==> flow/design.v <==
`default_nettype none
`timescale 1 ns / 1 ps
module ll_udp_skidbuffer #(
    parameter   REG_OUTPUT = 1,
    parameter   DATA_WIDTH = 64
)(
    input   wire                       i_clk,
    input   wire                       i_reset,
    input   wire                       i_valid,
    output  reg                        o_ready,    
    input   wire      [DATA_WIDTH-1:0] i_data,
	input   wire  [(DATA_WIDTH/8)-1:0] i_keep,
	input   wire                       i_last,
	input   wire                       i_user,
    output  reg                        o_valid,
	input   wire                       i_ready,
    output  reg       [DATA_WIDTH-1:0] o_data,
	output  reg   [(DATA_WIDTH/8)-1:0] o_keep,
	output  reg                        o_last,
	output  reg                        o_user
);
logic                      r_valid;
logic     [DATA_WIDTH-1:0] r_data;
logic [(DATA_WIDTH/8)-1:0] r_keep;
logic                      r_last;
logic                      r_user;
always_ff @(posedge i_clk) begin
    if (i_reset) begin
        r_valid <= 0;
    end
    else if ((i_valid && o_ready) && (o_valid && !i_ready)) begin
        r_valid <= 1;
    end
    else if (i_ready) begin
        r_valid <= 0;
    end
end
always_ff @(posedge i_clk) begin
    if (i_reset) begin
        r_data <= '0;
		r_keep <= '0;
		r_last <= 1'b0;
		r_user <= 1'b0;
	end
    else if((!REG_OUTPUT || i_valid) && o_ready) begin
        r_data <= i_data;
		r_keep <= i_keep;
		r_last <= i_last;
		r_user <= i_user;
    end
end
always_comb begin
    o_ready = !r_valid;
end
if (!REG_OUTPUT) begin : NET_OUTPUT
    always_comb begin
        o_valid = !i_reset && (i_valid || r_valid);
    end
    always_comb begin
        if (r_valid) begin
            o_data = r_data;
			o_keep = r_keep;
			o_last = r_last;
			o_user = r_user;
        end
        else if (i_valid) begin
            o_data = i_data;
			o_keep = i_keep;
			o_last = i_last;
			o_user = i_user;
        end
        else begin
            o_data = '0;
			o_keep = '0;
			o_last = 1'b0;
			o_user = 1'b0;
        end
    end
end
else begin : REG_OUT
    always @(posedge i_clk) begin
        if (i_reset) begin
            o_valid <= 0;
        end
        else if (!o_valid || i_ready) begin
            o_valid <= (i_valid || r_valid);
        end
    end
    always @(posedge i_clk) begin
        if (i_reset) begin
            o_data <= '0;
			o_keep <= '0;
			o_last <= 1'b0;
			o_user <= 1'b0;
        end
        else if (!o_valid || i_ready) begin
            if (r_valid) begin
                o_data <= r_data;
				o_keep <= r_keep;
				o_last <= r_last;
				o_user <= r_user;
            end
            else if (i_valid) begin
                o_data <= i_data;
				o_keep <= i_keep;
				o_last <= i_last;
				o_user <= i_user;
            end
            else begin
                o_data <= '0;
				o_keep <= '0;
				o_last <= 1'b0;
				o_user <= 1'b0;
            end
        end
    end
end
endmodule
`timescale 1 ns / 1 ps
module udp_ll_axis_reg_slice_64 (
  input  wire          aclk,
  input  wire          aresetn,
  input  wire          s_axis_tvalid,
  output wire          s_axis_tready,
  input  wire  [63:0]  s_axis_tdata,
  input  wire   [7:0]  s_axis_tkeep,
  input  wire          s_axis_tlast,
  input  wire          s_axis_tuser,
  output wire          m_axis_tvalid,
  input  wire          m_axis_tready,
  output wire  [63:0]  m_axis_tdata,
  output wire   [7:0]  m_axis_tkeep,
  output wire          m_axis_tlast,
  output wire          m_axis_tuser
);
ll_udp_skidbuffer #(
    .REG_OUTPUT (1),
    .DATA_WIDTH (64)
) slice_i (
    .i_clk   (aclk),
    .i_reset (!aresetn),
    .i_valid (s_axis_tvalid),
    .o_ready (s_axis_tready),
    .i_data  (s_axis_tdata),
    .i_keep  (s_axis_tkeep),
    .i_last  (s_axis_tlast),
    .i_user  (s_axis_tuser),
    .o_valid (m_axis_tvalid),
    .i_ready (m_axis_tready),
    .o_data  (m_axis_tdata),
    .o_keep  (m_axis_tkeep),
    .o_last  (m_axis_tlast),
    .o_user  (m_axis_tuser)
);
endmodule
module udp_ll_reg_slice_256 (
  input  wire          aclk,
  input  wire          aresetn,
  input  wire          s_axis_tvalid,
  output wire          s_axis_tready,
  input  wire [255:0]  s_axis_tdata,
  input  wire  [31:0]  s_axis_tkeep,
  input  wire          s_axis_tlast,
  input  wire          s_axis_tuser,
  output wire          m_axis_tvalid,
  input  wire          m_axis_tready,
  output wire [255:0]  m_axis_tdata,
  output wire  [31:0]  m_axis_tkeep,
  output wire          m_axis_tlast,
  output wire          m_axis_tuser
);
wire [79:0] used_q;
wire  [9:0] unused_keep;
wire        unused_last;
wire        unused_user;
ll_udp_skidbuffer #(
    .REG_OUTPUT (1),
    .DATA_WIDTH (80)
) slice_i (
    .i_clk   (aclk),
    .i_reset (!aresetn),
    .i_valid (s_axis_tvalid),
    .o_ready (s_axis_tready),
    .i_data  ({s_axis_tdata[80+:32], s_axis_tdata[0+:48]}),
    .i_keep  (10'd0),
    .i_last  (1'b0),
    .i_user  (1'b0),
    .o_valid (m_axis_tvalid),
    .i_ready (m_axis_tready),
    .o_data  (used_q),
    .o_keep  (unused_keep),
    .o_last  (unused_last),
    .o_user  (unused_user)
);
assign m_axis_tdata = {144'd0, used_q[48+:32], 32'd0, used_q[0+:48]};
assign m_axis_tkeep = 32'd0;
assign m_axis_tlast = 1'b0;
assign m_axis_tuser = 1'b0;
endmodule
`default_nettype none
`timescale 1 ns / 1 ps
module udp_tx (
    input  wire           ap_clk,
    input  wire           ap_rst_n,
    input  wire           s_axis_tx_data_tvalid,
    output logic          s_axis_tx_data_tready,
    input  wire   [63:0]  s_axis_tx_data_tdata,
    input  wire    [7:0]  s_axis_tx_data_tkeep,
    input  wire    [7:0]  s_axis_tx_data_tstrb,
    input  wire           s_axis_tx_data_tlast,
    input  wire           s_axis_tx_meta_tvalid,
    output wire           s_axis_tx_meta_tready,
    input  wire  [255:0]  s_axis_tx_meta_tdata,
    input  wire   [31:0]  s_axis_tx_meta_tkeep,
    input  wire   [31:0]  s_axis_tx_meta_tstrb,
    input  wire           s_axis_tx_meta_tlast,
    output logic          m_axis_iph_data_tvalid,
    input  wire           m_axis_iph_data_tready,
    output logic  [63:0]  m_axis_iph_data_tdata,
    output logic   [7:0]  m_axis_iph_data_tkeep,
    output logic          m_axis_iph_data_tlast,
    output logic          m_axis_iph_meta_tvalid,
    input  wire           m_axis_iph_meta_tready,
    output logic  [63:0]  m_axis_iph_meta_tdata,  
    output logic  [31:0]  datagrams_transmitted
);
typedef enum logic[1:0] {IDLE           = 2'b00,
                         WAIT_RDY       = 2'b01,
                         PROCESS_DATA   = 2'b10} udp_stateCoding_t;
udp_stateCoding_t state;
udp_stateCoding_t next_state;
logic             eof;
logic  [31:0]     dst_addr;
logic  [15:0]     dst_port;
logic  [31:0]     src_addr;
logic  [15:0]     src_port;
logic  [15:0]     length;
logic  [63:0]     store_header;
logic             axis_data_tvalid;
logic             axis_data_tready;
logic  [63:0]     axis_data_tdata;
logic   [7:0]     axis_data_tkeep;
logic             axis_data_tlast;
logic             axis_tx_meta_tready;
logic             axis_tx_meta_tvalid;
logic [255:0]     axis_tx_meta_tdata;
udp_ll_axis_reg_slice_64 tx_data_reg_slice (
  .aclk          (ap_clk),                  
  .aresetn       (ap_rst_n),             
  .s_axis_tvalid (s_axis_tx_data_tvalid), 
  .s_axis_tready (s_axis_tx_data_tready),
  .s_axis_tdata  (s_axis_tx_data_tdata),
  .s_axis_tkeep  (s_axis_tx_data_tkeep),
  .s_axis_tlast  (s_axis_tx_data_tlast),
  .s_axis_tuser  (1'b0),
  .m_axis_tvalid (axis_data_tvalid),
  .m_axis_tready (axis_data_tready),
  .m_axis_tdata  (axis_data_tdata),
  .m_axis_tkeep  (axis_data_tkeep),
  .m_axis_tlast  (axis_data_tlast),
  .m_axis_tuser  ()
);
udp_ll_reg_slice_256 tx_meta_reg_slice (
  .aclk          (ap_clk),                  
  .aresetn       (ap_rst_n),             
  .s_axis_tvalid (s_axis_tx_meta_tvalid), 
  .s_axis_tready (s_axis_tx_meta_tready),
  .s_axis_tdata  (s_axis_tx_meta_tdata),
  .s_axis_tkeep  (s_axis_tx_meta_tkeep),
  .s_axis_tlast  (s_axis_tx_meta_tlast),
  .s_axis_tuser  (1'b0),
  .m_axis_tvalid (axis_tx_meta_tvalid),
  .m_axis_tready (axis_tx_meta_tready),
  .m_axis_tdata  (axis_tx_meta_tdata),
  .m_axis_tkeep  (),
  .m_axis_tlast  (),
  .m_axis_tuser  ()
);
assign eof = axis_data_tlast && axis_data_tvalid && m_axis_iph_data_tready;
assign axis_tx_meta_tready = (state == IDLE) && m_axis_iph_meta_tready;
always_comb begin
    if (state == PROCESS_DATA) begin
        axis_data_tready = m_axis_iph_data_tready;
    end    
    else begin
        axis_data_tready = 1'b0;
    end
end
always_comb
begin
    next_state = state;
    case(state)
        IDLE: begin
            if (axis_tx_meta_tvalid && m_axis_iph_meta_tready) begin
                if (m_axis_iph_data_tready) begin
                    next_state = PROCESS_DATA;
                end
                else begin
                    next_state = WAIT_RDY;
                end
            end
        end
        WAIT_RDY: begin
            if ((store_header[32+:16] == 16'h0800) && m_axis_iph_data_tready) begin
                next_state = IDLE;
            end            
            else if (m_axis_iph_data_tready) begin
                next_state = PROCESS_DATA;
            end
        end
        PROCESS_DATA: begin
            if (eof) begin
                next_state = IDLE;
            end
        end        
        default : next_state  = IDLE;
    endcase
end
always_ff @(posedge ap_clk) begin
    if(!ap_rst_n) begin
        state <= IDLE;
    end
    else begin
        state <= next_state;
    end
end
assign dst_addr = axis_tx_meta_tdata[0+:32];
assign dst_port = {axis_tx_meta_tdata[32+:8], axis_tx_meta_tdata[40+:8]};
assign src_addr = axis_tx_meta_tdata[48+:32];
assign src_port = {axis_tx_meta_tdata[80+:8], axis_tx_meta_tdata[88+:8]};
assign length   = axis_tx_meta_tdata[96+:16] + 8;
assign m_axis_iph_meta_tdata  = {length, dst_addr};
assign m_axis_iph_meta_tvalid = axis_tx_meta_tvalid;
always_ff @(posedge ap_clk) begin
    if (axis_tx_meta_tvalid && (state == IDLE)) begin
        store_header <= {16'h0000, length[0+:8], length[8+:8], dst_port, src_port};
    end
end
always_comb
begin
    m_axis_iph_data_tdata = 32'd0;
    case (state)
        IDLE: begin
            m_axis_iph_data_tdata = {16'h0000, length[0+:8], length[8+:8], dst_port, src_port};            
        end
        WAIT_RDY: begin
            m_axis_iph_data_tdata = store_header;        
        end
        PROCESS_DATA: begin
            m_axis_iph_data_tdata = axis_data_tdata;
        end
        default: m_axis_iph_data_tdata = 32'd0;
    endcase
end
always_comb begin
    if (state == IDLE && next_state == IDLE) begin
        m_axis_iph_data_tvalid = 1'b0;
        m_axis_iph_data_tkeep  = '0;        
    end
    else if (state == IDLE && (next_state == WAIT_RDY || next_state == PROCESS_DATA)) begin
        m_axis_iph_data_tvalid = 1'b1;
        m_axis_iph_data_tkeep  = '1;
    end
    else if (state == WAIT_RDY) begin
        m_axis_iph_data_tvalid = 1'b1;
        m_axis_iph_data_tkeep  = '1;
    end   
    else begin
        m_axis_iph_data_tvalid = axis_data_tvalid;
        m_axis_iph_data_tkeep  = axis_data_tkeep;
    end
end
always_comb begin
    if (state != IDLE && next_state == IDLE) begin
        m_axis_iph_data_tlast = 1'b1;
    end
    else begin
        m_axis_iph_data_tlast = 1'b0;
    end
end
always_ff @(posedge ap_clk) begin
    if(!ap_rst_n) begin
        datagrams_transmitted <= 32'd0;
    end
    else if (state != IDLE && next_state == IDLE) begin
        datagrams_transmitted <= datagrams_transmitted + 1;
    end
end
endmodule
`default_nettype none
`timescale 1 ns / 1 ps
module tx_ipv4 (
    input  wire             ap_clk,
    input  wire             ap_rst_n,
    input  wire  [31:0]     local_ipv4_addr,
    input  wire   [7:0]     protocol,
    input  wire             s_axis_udp_tvalid,
    output logic            s_axis_udp_tready,
    input  wire  [63:0]     s_axis_udp_tdata,
    input  wire   [7:0]     s_axis_udp_tkeep,
    input  wire             s_axis_udp_tlast,
    input wire              udp_meta_valid,
    output logic            udp_meta_ready,
    input wire   [47:0]     udp_meta_data,
    output logic            m_axis_ip_data_tvalid,
    input  wire             m_axis_ip_data_tready,
    output logic [63:0]     m_axis_ip_data_tdata,
    output logic  [7:0]     m_axis_ip_data_tkeep,
    output logic            m_axis_ip_data_tuser,
    output logic            m_axis_ip_data_tlast
);
localparam VERSION = 4'h4;
localparam IHL = 4'h5;  
localparam TTL = 8'h40;
localparam HEADER_W0 = 0;
localparam HEADER_W1 = 1;
localparam HEADER_W2 = 2;
typedef enum logic[2:0] {IDLE            = 3'b000,
                         WAIT_RDY        = 3'b001,
                         IP_HEADER       = 3'b010,
                         PAYLOAD         = 3'b011,
                         LOAD_LAST       = 3'b100} ip_stateCoding_t;
ip_stateCoding_t state;
ip_stateCoding_t next_state;
logic            axis_data_tvalid;
logic            axis_data_tready;
logic   [63:0]   axis_data_tdata;
logic    [7:0]   axis_data_tkeep;
logic            axis_data_tlast;
logic            udp_tvalid_r;
logic    [1:0]   hdr_cnt;
logic    [1:0]   hdr_cnt_next;
logic   [15:0]   ip_length;
logic   [15:0]   ip_length_r;
logic   [31:0]   dst_ip_addr_mangled;
logic   [95:0]   shift_ip_payload;
logic   [11:0]   shift_ip_keep;
logic   [95:0]   next_shift_ip_payload;
logic   [11:0]   next_shift_ip_keep;  
logic            eof;
logic            sop;
udp_ll_axis_reg_slice_64 tx_ipv4_reg_slice (
  .aclk          (ap_clk),                  
  .aresetn       (ap_rst_n),             
  .s_axis_tvalid (axis_data_tvalid), 
  .s_axis_tready (axis_data_tready),
  .s_axis_tdata  (axis_data_tdata),
  .s_axis_tkeep  (axis_data_tkeep),
  .s_axis_tlast  (axis_data_tlast),
  .s_axis_tuser  (1'b0),
  .m_axis_tvalid (m_axis_ip_data_tvalid),
  .m_axis_tready (m_axis_ip_data_tready),
  .m_axis_tdata  (m_axis_ip_data_tdata),
  .m_axis_tkeep  (m_axis_ip_data_tkeep),
  .m_axis_tlast  (m_axis_ip_data_tlast),
  .m_axis_tuser  (m_axis_ip_data_tuser)
);
always_ff @(posedge ap_clk) begin
    if ((state == IDLE) || (next_state == IDLE)) begin
        udp_meta_ready <= 1'b1;
    end
    else begin
        udp_meta_ready <= 1'b0;
    end
end
assign eof = s_axis_udp_tlast && s_axis_udp_tvalid && axis_data_tready;
assign ip_length = udp_meta_data[32+:16] + 20;
always_ff @(posedge ap_clk) begin
    if (udp_meta_valid && (state == IDLE)) begin
        ip_length_r <= ip_length;
        dst_ip_addr_mangled <= {udp_meta_data[0+:8], udp_meta_data[8+:8], udp_meta_data[16+:8], udp_meta_data[24+:8]};
    end
end
assign sop = (hdr_cnt == HEADER_W2) && (hdr_cnt_next == 2'h3);
always_comb
begin
    next_state = state;
    case(state)
        IDLE: begin
            if (udp_meta_valid) begin
                if (axis_data_tready) begin
                    next_state = IP_HEADER;
                end
                else begin
                    next_state = WAIT_RDY;
                end
            end
        end
        WAIT_RDY: begin
            if (axis_data_tready) begin
                next_state = IP_HEADER;
            end      
        end
        IP_HEADER: begin
            if (hdr_cnt_next == 2'h3 && s_axis_udp_tvalid && axis_data_tready) begin
                if (s_axis_udp_tlast) begin
                    next_state = LOAD_LAST;
                end
                else begin
                    next_state = PAYLOAD;
                end
            end
        end
        PAYLOAD: begin
            if (eof) begin
                if (s_axis_udp_tkeep[4] == 0) begin
                    next_state = IDLE;
                end
                else begin
                    next_state = LOAD_LAST;
                end
            end
        end
        LOAD_LAST: begin
            if (axis_data_tready) begin
                next_state = IDLE;
            end                   
        end
    default : next_state  = IDLE;
  endcase         
end
always_ff @(posedge ap_clk) begin
    if(!ap_rst_n) begin
        state <= IDLE;
    end
    else begin
        state <= next_state;
    end
end
always_ff @(posedge ap_clk) begin
    case (next_state)
        IDLE: begin
            hdr_cnt <= 2'b00;
        end    
        IP_HEADER: begin
            if (axis_data_tvalid && axis_data_tready) begin
                hdr_cnt <= hdr_cnt_next;
            end
        end
        PAYLOAD: begin
            hdr_cnt <= 2'b11;
        end
        LOAD_LAST: begin
            hdr_cnt <= 2'b11;
        end        
        default: hdr_cnt <= 2'b00;
    endcase    
end
assign hdr_cnt_next = hdr_cnt + 'd1;
always_ff @(posedge ap_clk) begin
    if (sop) begin
        shift_ip_payload[64+:32] <= s_axis_udp_tdata[32+:32];
        shift_ip_keep[8+:4]      <= s_axis_udp_tkeep[4+:4];
        udp_tvalid_r     <= s_axis_udp_tvalid;
    end
    else if (s_axis_udp_tvalid && axis_data_tready) begin
        shift_ip_payload[64+:32] <= next_shift_ip_payload[64+:32];
        shift_ip_keep[8+:4]      <= next_shift_ip_keep[8+:4];
        udp_tvalid_r     <= 1'b1;
    end
end
assign next_shift_ip_payload = {s_axis_udp_tdata, shift_ip_payload[64+:32]};
assign next_shift_ip_keep    = {s_axis_udp_tkeep, shift_ip_keep[8+:4]};
always_comb begin
    axis_data_tdata   = 32'd0;
    axis_data_tkeep   = 4'h0;
    s_axis_udp_tready = 1'b0;
    axis_data_tvalid  = 1'b0;       
    case (state)
        IDLE: begin
            axis_data_tdata   = {32'h00000000, ip_length[0+:8], ip_length[8+:8], 8'h00, VERSION, IHL};
            axis_data_tkeep   = 8'hFF;
            s_axis_udp_tready = 1'b0;
            axis_data_tvalid  =  udp_meta_valid;           
        end
        WAIT_RDY: begin
            axis_data_tdata   = {32'h00000000, ip_length_r[0+:8], ip_length_r[8+:8], 8'h00, VERSION, IHL};
            axis_data_tkeep   = 8'hFF;
            s_axis_udp_tready = 1'b0;
            axis_data_tvalid  =  1'b1;              
        end
        IP_HEADER: begin
            case (hdr_cnt)
                HEADER_W1: begin
                    axis_data_tdata   = {local_ipv4_addr, 16'h0000, protocol, TTL};
                    axis_data_tkeep   = 8'hFF;
                    s_axis_udp_tready = 1'b0;
                    axis_data_tvalid  =  1'b1;
                end
                HEADER_W2: begin
                    axis_data_tdata = {s_axis_udp_tdata[0+:32], dst_ip_addr_mangled};
                    axis_data_tkeep[0+:4] = 4'hF;
                    axis_data_tkeep[4+:4] = s_axis_udp_tkeep[0+:4];
                    s_axis_udp_tready     = axis_data_tready; 
                    axis_data_tvalid      = s_axis_udp_tvalid;
                end
            endcase
        end
        PAYLOAD: begin
            axis_data_tdata   = next_shift_ip_payload[0+:64];
            axis_data_tkeep   = next_shift_ip_keep[0+:8];
            s_axis_udp_tready = axis_data_tready;
            axis_data_tvalid  = udp_tvalid_r && s_axis_udp_tvalid;  
        end
        LOAD_LAST: begin
            axis_data_tdata[0+:32]  = shift_ip_payload[64+:32];
            axis_data_tdata[32+:32] = 32'h00000000;
            axis_data_tkeep[0+:4]   = shift_ip_keep[8+:4];
            axis_data_tkeep[4+:4]   = 4'h0;
            s_axis_udp_tready       = 1'b0;  
            axis_data_tvalid        = udp_tvalid_r;  
        end        
        default: begin
            axis_data_tdata   = 32'd0;
            axis_data_tkeep   = 4'h0;
            s_axis_udp_tready = 1'b0;
            axis_data_tvalid  = 1'b0;          
        end
    endcase
end
assign axis_data_tlast = (state != IDLE) && (next_state == IDLE);
endmodule
`default_nettype none
`timescale 1 ns / 1 ps
module udp_ipv4_tx (
    input  wire             ap_clk,
    input  wire             ap_rst_n,
    input  wire  [31:0]     my_ip_addr,
    input  wire   [7:0]     ip_protocol,
    input  wire             s_axis_tx_meta_tvalid,
    output wire             s_axis_tx_meta_tready,
    input  wire [255:0]     s_axis_tx_meta_tdata,
    input  wire             s_axis_tx_data_tvalid,
    output wire             s_axis_tx_data_tready,
    input  wire  [63:0]     s_axis_tx_data_tdata,
    input  wire   [7:0]     s_axis_tx_data_tkeep,
    input  wire             s_axis_tx_data_tlast,
    output wire             m_axis_tx_data_tvalid,
    input  wire             m_axis_tx_data_tready,
    output wire   [63:0]    m_axis_tx_data_tdata,
    output wire    [7:0]    m_axis_tx_data_tkeep,
    output wire             m_axis_tx_data_tlast,
    output wire   [31:0]    datagrams_transmitted
);
wire            tx_udp2ip_data_tvalid;
wire            tx_udp2ip_data_tready;
wire [63:0]     tx_udp2ip_data_tdata;
wire  [7:0]     tx_udp2ip_data_tkeep;
wire            tx_udp2ip_data_tlast;
wire            tx_udp2ip_meta_tvalid;
wire [63:0]     tx_udp2ip_meta_tdata;
wire            tx_udp2ip_meta_tready;
udp_tx udp_tx_i (
    .ap_clk                       (ap_clk),
    .ap_rst_n                     (ap_rst_n),
    .s_axis_tx_data_tvalid        (s_axis_tx_data_tvalid),
    .s_axis_tx_data_tready        (s_axis_tx_data_tready),
    .s_axis_tx_data_tdata         (s_axis_tx_data_tdata),
    .s_axis_tx_data_tkeep         (s_axis_tx_data_tkeep),
    .s_axis_tx_data_tstrb         (8'h00),
    .s_axis_tx_data_tlast         (s_axis_tx_data_tlast),
    .s_axis_tx_meta_tvalid        (s_axis_tx_meta_tvalid),
    .s_axis_tx_meta_tready        (s_axis_tx_meta_tready),
    .s_axis_tx_meta_tdata         (s_axis_tx_meta_tdata),
    .s_axis_tx_meta_tkeep         (32'h00000000),
    .s_axis_tx_meta_tstrb         (32'h00000000),
    .s_axis_tx_meta_tlast         (1'b0),
    .m_axis_iph_data_tvalid       (tx_udp2ip_data_tvalid),
    .m_axis_iph_data_tready       (tx_udp2ip_data_tready),
    .m_axis_iph_data_tdata        (tx_udp2ip_data_tdata),
    .m_axis_iph_data_tkeep        (tx_udp2ip_data_tkeep),
    .m_axis_iph_data_tlast        (tx_udp2ip_data_tlast),
    .m_axis_iph_meta_tvalid       (tx_udp2ip_meta_tvalid),
    .m_axis_iph_meta_tready       (tx_udp2ip_meta_tready),
    .m_axis_iph_meta_tdata        (tx_udp2ip_meta_tdata),
    .datagrams_transmitted        (datagrams_transmitted)
);
tx_ipv4 tx_ipv4_i (
    .ap_clk                  (ap_clk),
    .ap_rst_n                (ap_rst_n),
    .local_ipv4_addr         (my_ip_addr),
    .protocol                (ip_protocol),
    .s_axis_udp_tvalid       (tx_udp2ip_data_tvalid),
    .s_axis_udp_tready       (tx_udp2ip_data_tready),
    .s_axis_udp_tdata        (tx_udp2ip_data_tdata),
    .s_axis_udp_tkeep        (tx_udp2ip_data_tkeep),
    .s_axis_udp_tlast        (tx_udp2ip_data_tlast),
    .udp_meta_valid          (tx_udp2ip_meta_tvalid),
    .udp_meta_ready          (tx_udp2ip_meta_tready),
    .udp_meta_data           (tx_udp2ip_meta_tdata[47:0]),
    .m_axis_ip_data_tvalid   (m_axis_tx_data_tvalid),
    .m_axis_ip_data_tready   (m_axis_tx_data_tready),
    .m_axis_ip_data_tdata    (m_axis_tx_data_tdata),
    .m_axis_ip_data_tkeep    (m_axis_tx_data_tkeep),
    .m_axis_ip_data_tuser    (),
    .m_axis_ip_data_tlast    (m_axis_tx_data_tlast)
);
endmodule
* Step by step through the tools: udp_ipv4_tx
The steps from the RTL of udp_ipv4_tx to its reports follow in flow order.
Lines are those of the file above, counted from 1.
Cell names lack the library's common part.
A cell with - has no value.
- Design top :: udp_ipv4_tx
- Clock input :: ap_clk
- Standard-cell library :: sky130hd
- Library corner :: tt_025C_1v80

* Word-level counts
Yosys after proc, flatten, opt, wreduce and memory -nomap, before mapping. Memory bits, and registers merged into a memory's read port (data or address), are not among the register bits. Print and check cells are not counted. Equal cells are merged and count once.
- Register bits :: 631
- Word-level cells :: 173
- Input port bits :: 374
- Output and inout bits :: 108
- Reductions and logical operators :: 58
- Add/subtract/negate cells :: 4
- Multiplexer cells :: 64
- Equal/unequal tests :: 16
** Operator list (count)
- two-way mux 64 bit :: 4
- parallel mux 64 bit (select 3 bit) :: 1
- two-way mux 80 bit :: 2
- parallel mux 64 bit (select 2 bit) :: 1
- parallel mux 32 bit (select 4 bit) :: 1
- parallel mux 32 bit (select 2 bit) :: 1
- two-way mux 32 bit :: 2
- two-way mux 8 bit :: 7
- adder 32 x 1 -> 32 bit with constant B :: 1
- logical AND 1 bit :: 27
- parallel mux 4 bit (select 3 bit) :: 2
- two-way mux 3 bit :: 7
- two-way mux 1 bit :: 19
- == test 16 x 12 -> 1 bit with constant B :: 1
- adder 16 x 4 -> 16 bit with constant B :: 1
- adder 16 x 5 -> 16 bit with constant B :: 1
- parallel mux 3 bit (select 5 bit) :: 1
- two-way mux 2 bit :: 7
- == test 3 x 2 -> 1 bit with constant B :: 4
- two-way mux 4 bit :: 3
- nonzero test 2 bit :: 5
- logical NOT 1 bit :: 9
- logical OR 1 bit :: 8
- == test 2 bit with constant B :: 4
- OR reduction 2 bit :: 4
- parallel mux 4 bit (select 2 bit) :: 1
- == test 2 x 1 -> 1 bit with constant B :: 3
- == test 3 bit with constant B :: 2
Not listed: further kinds 10, cells in them 13.

* Logic depth
Longest topological path by Yosys (ltp), each cell counted once; first at word level (registers and memories cut), then after technology mapping (sequential cells cut; the memories' decode and read muxes count).
- Depth after elaboration :: 19
- ABC_AREA :: 0
- Gate-level depth with buffers :: 16
- Mapped depth without buffers :: 14

* Mapped cells and area
Source: synth_stat.txt of the flow (Yosys; design flattened, memories mapped). It holds for the ABC_AREA given above (unset counts as 0); a run with the other value may have another netlist.
** Cell types
- dfxtp_1 :: count 496, total area 9.93E+03 um2
- edfxtp_1 :: count 135, total area 4.05E+03 um2
- nand2_1 :: count 585, total area 2.2E+03 um2
- a21oi_1 :: count 380, total area 1.9E+03 um2
- a311oi_1 :: count 161, total area 1.41E+03 um2
- nor2_1 :: count 284, total area 1.07E+03 um2
- o21ai_0 :: count 146, total area 730.701 um2
- clkbuf_1 :: count 180, total area 675.648 um2
- mux2i_1 :: count 47, total area 470.451 um2
- a22oi_1 :: count 41, total area 307.795 um2
- nor3b_1 :: count 33, total area 247.738 um2
- xnor2_1 :: count 26, total area 227.718 um2
- buf_2 :: count 36, total area 180.173 um2
- xor2_1 :: count 17, total area 148.893 um2
- and2_1 :: count 23, total area 143.888 um2
- a222oi_1 :: count 14, total area 140.134 um2
- nand3_1 :: count 24, total area 120.115 um2
- a211oi_1 :: count 15, total area 112.608 um2
Other cell types: 60; their cells: 199.
- Sequential area :: 13983.4 um2
- Flip-flops :: 631
- Cells in the netlist :: 2842
- Buffer cells :: 231
- Synthesis area :: 25512.0 um2
By module: a second synthesis without flattening, with its own total; a netlist apart from the flattened one above.
- Cell total of the unflattened synthesis :: 3190
- Area (unflattened synthesis) :: 29967.5 um2
Each row is one instance without its submodules.
** Modules
- ll_udp_skidbuffer :: cells 661, area 5947.0 um2, instances 2, seq. area 3002.9 um2
- ll_udp_skidbuffer :: cells 819, area 7469.7 um2, instances 1, seq. area 3723.6 um2
- udp_tx :: cells 504, area 4630.7 um2, instances 1, seq. area 2122.0 um2
- tx_ipv4 :: cells 330, area 4377.9 um2, instances 1, seq. area 2692.6 um2
- udp_ll_reg_slice_256 :: cells 212, area 1584.0 um2, instances 1, seq. area 0.0 um2
- udp_ll_axis_reg_slice_64 :: cells 1, area 3.8 um2, instances 2, seq. area 0.0 um2
- udp_ipv4_tx :: cells 1, area 3.8 um2, instances 1, seq. area 0.0 um2

* Timing after synthesis
Source: OpenSTA report_checks on the synthesized netlist (no wires, ideal clock, input and output delay 20% of the period each), path of least setup slack; recovery checks are left aside. Register names are those of the netlist, which keeps one name where synthesis merged equal registers.
- Path type :: reg2reg
- From :: register tx_ipv4_i.hdr_cnt[0]
- To :: register tx_ipv4_i.hdr_cnt[0]
- Driving pins on the path :: 15
- Required time :: 4731 ps
- Path buffers :: 2
- Setup slack :: 1848 ps
- Arrival time :: 2883 ps
- Setup time :: 269 ps
- Period :: 5000 ps
- Time at the first pin :: 0 ps
- Path delay :: 3152 ps
- Synthesis period reached :: 3152 ps
"path delay" is the arrival time less input delay plus setup time.
"driving pins on the path" counts driving pins, that of a launching flip-flop among them; a cell with two outputs on the path counts twice.
"synthesis period reached" = period - worst setup slack (recovery checks aside). The figure is calculated, with input and output delays left at 20% of the set period.
Between the ends stands the longest chain of elaborated cells between them, by number of cells; it is not shown to be the way that was timed. Of several equally long chains one is given.
A line is the first line of the expression or statement that the cell stems from. Yosys adds cells for indexed reads and writes and turns some case tables into memories.
A register here has more assigning lines than the two given.
The path ends at the enable pin of a flip-flop; only ways to that pin are counted.
- Cells stage by stage :: edfxtp_1 -> inv_1 -> ha_1 -> o21ai_0 -> nor2_1 -> nand3_1 -> a32oi_1 -> ha_1 -> or3b_2 -> o21ai_1 -> o32a_4 -> a21o_1 -> buf_6 -> buf_2 -> nand3_1
- Length of the longest elaborated chain :: 17
- Elaborated cells on any way between the ends :: 41
- Classes of those cells :: 1 x add/sub; 7 x eq/ne; 20 x mux; 13 x reduce/logical
** RTL lines, path after synthesis
- from (decl) :: line 431 : logic    [1:0]   hdr_cnt;
- from (assign) :: line 533 : hdr_cnt <= 2'b00;
- from (assign) :: line 537 : hdr_cnt <= hdr_cnt_next;
- == test 2 bit :: line 583 : case (hdr_cnt)
- two-way mux 1 bit :: line 583
- parallel mux 1 bit (select 2 bit) :: line 569 : case (state)
- logical AND 1 bit :: line 279 : assign eof = axis_data_tlast && axis_data_tvalid && m_axis_iph_data_tready;
- two-way mux 2 bit :: line 312 : if (eof) begin
- parallel mux 2 bit (select 3 bit) :: line 292 : case(state)
- == test 2 x 1 -> 1 bit :: line 360 : else if (state == IDLE && (next_state == WAIT_RDY || next_state == PROCESS_DATA)) begin
- [2 not listed]
- two-way mux 1 bit :: line 360
- two-way mux 1 bit :: line 356 : if (state == IDLE && next_state == IDLE) begin
- logical AND 1 bit (2 in a row) :: line 466 : assign eof = s_axis_udp_tlast && s_axis_udp_tvalid && axis_data_tready;
- two-way mux 3 bit :: line 505 : if (eof) begin
- parallel mux 3 bit (select 5 bit) :: line 478 : case(state)
- == test 3 x 2 -> 1 bit :: line 531 : case (next_state)
- inequality test 2 x 1 -> 1 bit
- to (assign) :: line 533
- to (assign) :: line 537
- to (decl) :: line 431

* Path in the finished layout
From the final timing report of stored run 1: the path of least setup slack in the routed layout; clock arrival at registers is part of the times.
The report prints the path's times to 10 ps; the period is as set.
- Path type :: reg2reg
- From :: register tx_ipv4_i.state[2]
- To :: register tx_ipv4_i.tx_ipv4_reg_slice.slice_i.r_data[45]
- Time at the first pin :: 610 ps
- Driving pins on the path :: 14
- Period :: 5000 ps
- Arrival time :: 4750 ps
- Path buffers :: 1
- Setup slack :: 770 ps
- Required time :: 5530 ps
- Setup time :: 70 ps
Between the ends stands the longest chain of elaborated cells between them, by number of cells; it is not shown to be the way that was timed. Of several equally long chains one is given.
- Cells stage by stage :: dfxtp_1 -> nor2b_1 -> o21ai_0 -> nor2_1 -> nand3_1 -> a32oi_1 -> ha_1 -> or3b_2 -> o21ai_1 -> o32a_4 -> a21o_2 -> buf_4 -> a21oi_1 -> nor2_1
- Length of the longest elaborated chain :: 13
- Elaborated cells on any way between the ends :: 27
- Classes of those cells :: 6 x eq/ne; 12 x mux; 9 x reduce/logical
** RTL lines, path post-layout
- from (decl) :: line 423 : ip_stateCoding_t state;
- from (assign) :: line 524 : state <= IDLE;
- from (assign) :: line 527 : state <= next_state;
- == test 3 x 2 -> 1 bit :: line 569 : case (state)
- parallel mux 1 bit (select 2 bit) :: line 569
- logical AND 1 bit :: line 279 : assign eof = axis_data_tlast && axis_data_tvalid && m_axis_iph_data_tready;
- two-way mux 2 bit :: line 312 : if (eof) begin
- parallel mux 2 bit (select 3 bit) :: line 292 : case(state)
- == test 2 x 1 -> 1 bit :: line 360 : else if (state == IDLE && (next_state == WAIT_RDY || next_state == PROCESS_DATA)) begin
- logical OR 1 bit :: line 360
- logical AND 1 bit :: line 360
- two-way mux 1 bit :: line 360
- two-way mux 1 bit :: line 356 : if (state == IDLE && next_state == IDLE) begin
- logical AND 1 bit :: line 603 : axis_data_tvalid  = udp_tvalid_r && s_axis_udp_tvalid;
- parallel mux 1 bit (select 5 bit) :: line 569
- logical AND 1 bit :: line 45 : else if((!REG_OUTPUT || i_valid) && o_ready) begin
- to (assign) :: line 40 : r_data <= '0;
- to (assign) :: line 46 : r_data <= i_data;
- to (decl) :: line 23 : logic     [DATA_WIDTH-1:0] r_data;

Subject: flow runs of udp_ipv4_tx

Hi,

Stored flow runs of udp_ipv4_tx (2 of them; Yosys, OpenROAD, sky130hd). They differ in their settings and are not a sequence. Constraints: input delay and output delay 20% of the set period each, output load 0.01 pF.
"reached clock period" is the run's clock period less its worst setup slack. It is reckoned from that one timing run; input and output delays stay at 20% of the period that was set.
"allowed time less slack (worst setup path)" means the part of the period allowed to the worst setup path (the constraints hold back 20% at inputs and 20% at outputs) less its slack; where the path has registers, the arrival times of their clocks count too.
"allowed time less slack (worst setup path)" is given in steps of 10 ps.

* Stored run 1
** Files
==> flow/run.sh <==
#!/bin/bash
# the make line also repeats the synthesis and layout settings of config.mk as NAME=value (left out here)
make -C /OpenROAD-flow-scripts/flow DESIGN_CONFIG=/design/flow/config.mk WORK_HOME=/design/flow/orfs CLKGATE_MAP_FILE= finish
==> flow/config.mk <==
export PLATFORM = sky130hd
export DESIGN_NAME = udp_ipv4_tx
export DESIGN_NICKNAME = udp_ipv4_tx
export VERILOG_FILES = /design/flow/design.v
export SDC_FILE = /design/flow/constraint.sdc
export NUM_CORES = 4
export LEC_CHECK = 0
export CAP_MARGIN = 20
export CORE_MARGIN = 2
export CORE_UTILIZATION = 40
export SETUP_SLACK_MARGIN = -0.27
export SLEW_MARGIN = 20
export TNS_END_PERCENT = 90
==> flow/constraint.sdc <==
create_clock -name core_clock -period 5.0 [get_ports {ap_clk}]
set_input_delay 1.0000 -clock core_clock [delete_from_list [all_inputs] [get_ports {ap_clk}]]
set_output_delay 1.0000 -clock core_clock [all_outputs]
set_load 0.01 [all_outputs]
** Results
- Summed negative setup slack :: 0 ps
- Allowed time less slack (worst setup path) :: 4230 ps
- Class of the worst setup path :: reg2reg
- Area inside the die boundary :: 65815.3 um2
- Chip area in the Yosys report :: 25512.0 um2
- Setup slack of the worst path :: 775 ps
- Post-route utilization :: 49.8 %
- Reached clock period :: 4225 ps

* Stored run 2
** Files
==> flow/run.sh <==
#!/bin/bash
# the make line also repeats the synthesis and layout settings of config.mk as NAME=value (left out here)
make -C /OpenROAD-flow-scripts/flow DESIGN_CONFIG=/design/flow/config.mk WORK_HOME=/design/flow/orfs CLKGATE_MAP_FILE= finish
==> flow/config.mk <==
export PLATFORM = sky130hd
export DESIGN_NAME = udp_ipv4_tx
export DESIGN_NICKNAME = udp_ipv4_tx
export VERILOG_FILES = /design/flow/design.v
export SDC_FILE = /design/flow/constraint.sdc
export NUM_CORES = 4
export LEC_CHECK = 0
export CAP_MARGIN = 20
export CORE_MARGIN = 2
export CORE_UTILIZATION = 40
export PLACE_DENSITY = 0.6
export SLEW_MARGIN = 20
==> flow/constraint.sdc <==
create_clock -name core_clock -period 6.45 [get_ports {ap_clk}]
set_input_delay 1.2900 -clock core_clock [delete_from_list [all_inputs] [get_ports {ap_clk}]]
set_output_delay 1.2900 -clock core_clock [all_outputs]
set_load 0.01 [all_outputs]
** Results
- Summed negative setup slack :: 0 ps
- Allowed time less slack (worst setup path) :: 4790 ps
- Class of the worst setup path :: reg2reg
- Area inside the die boundary :: 65815.3 um2
- Chip area in the Yosys report :: 25512.0 um2
- Setup slack of the worst path :: 1661 ps
- Post-route utilization :: 49.5 %
- Reached clock period :: 4789 ps

Regards
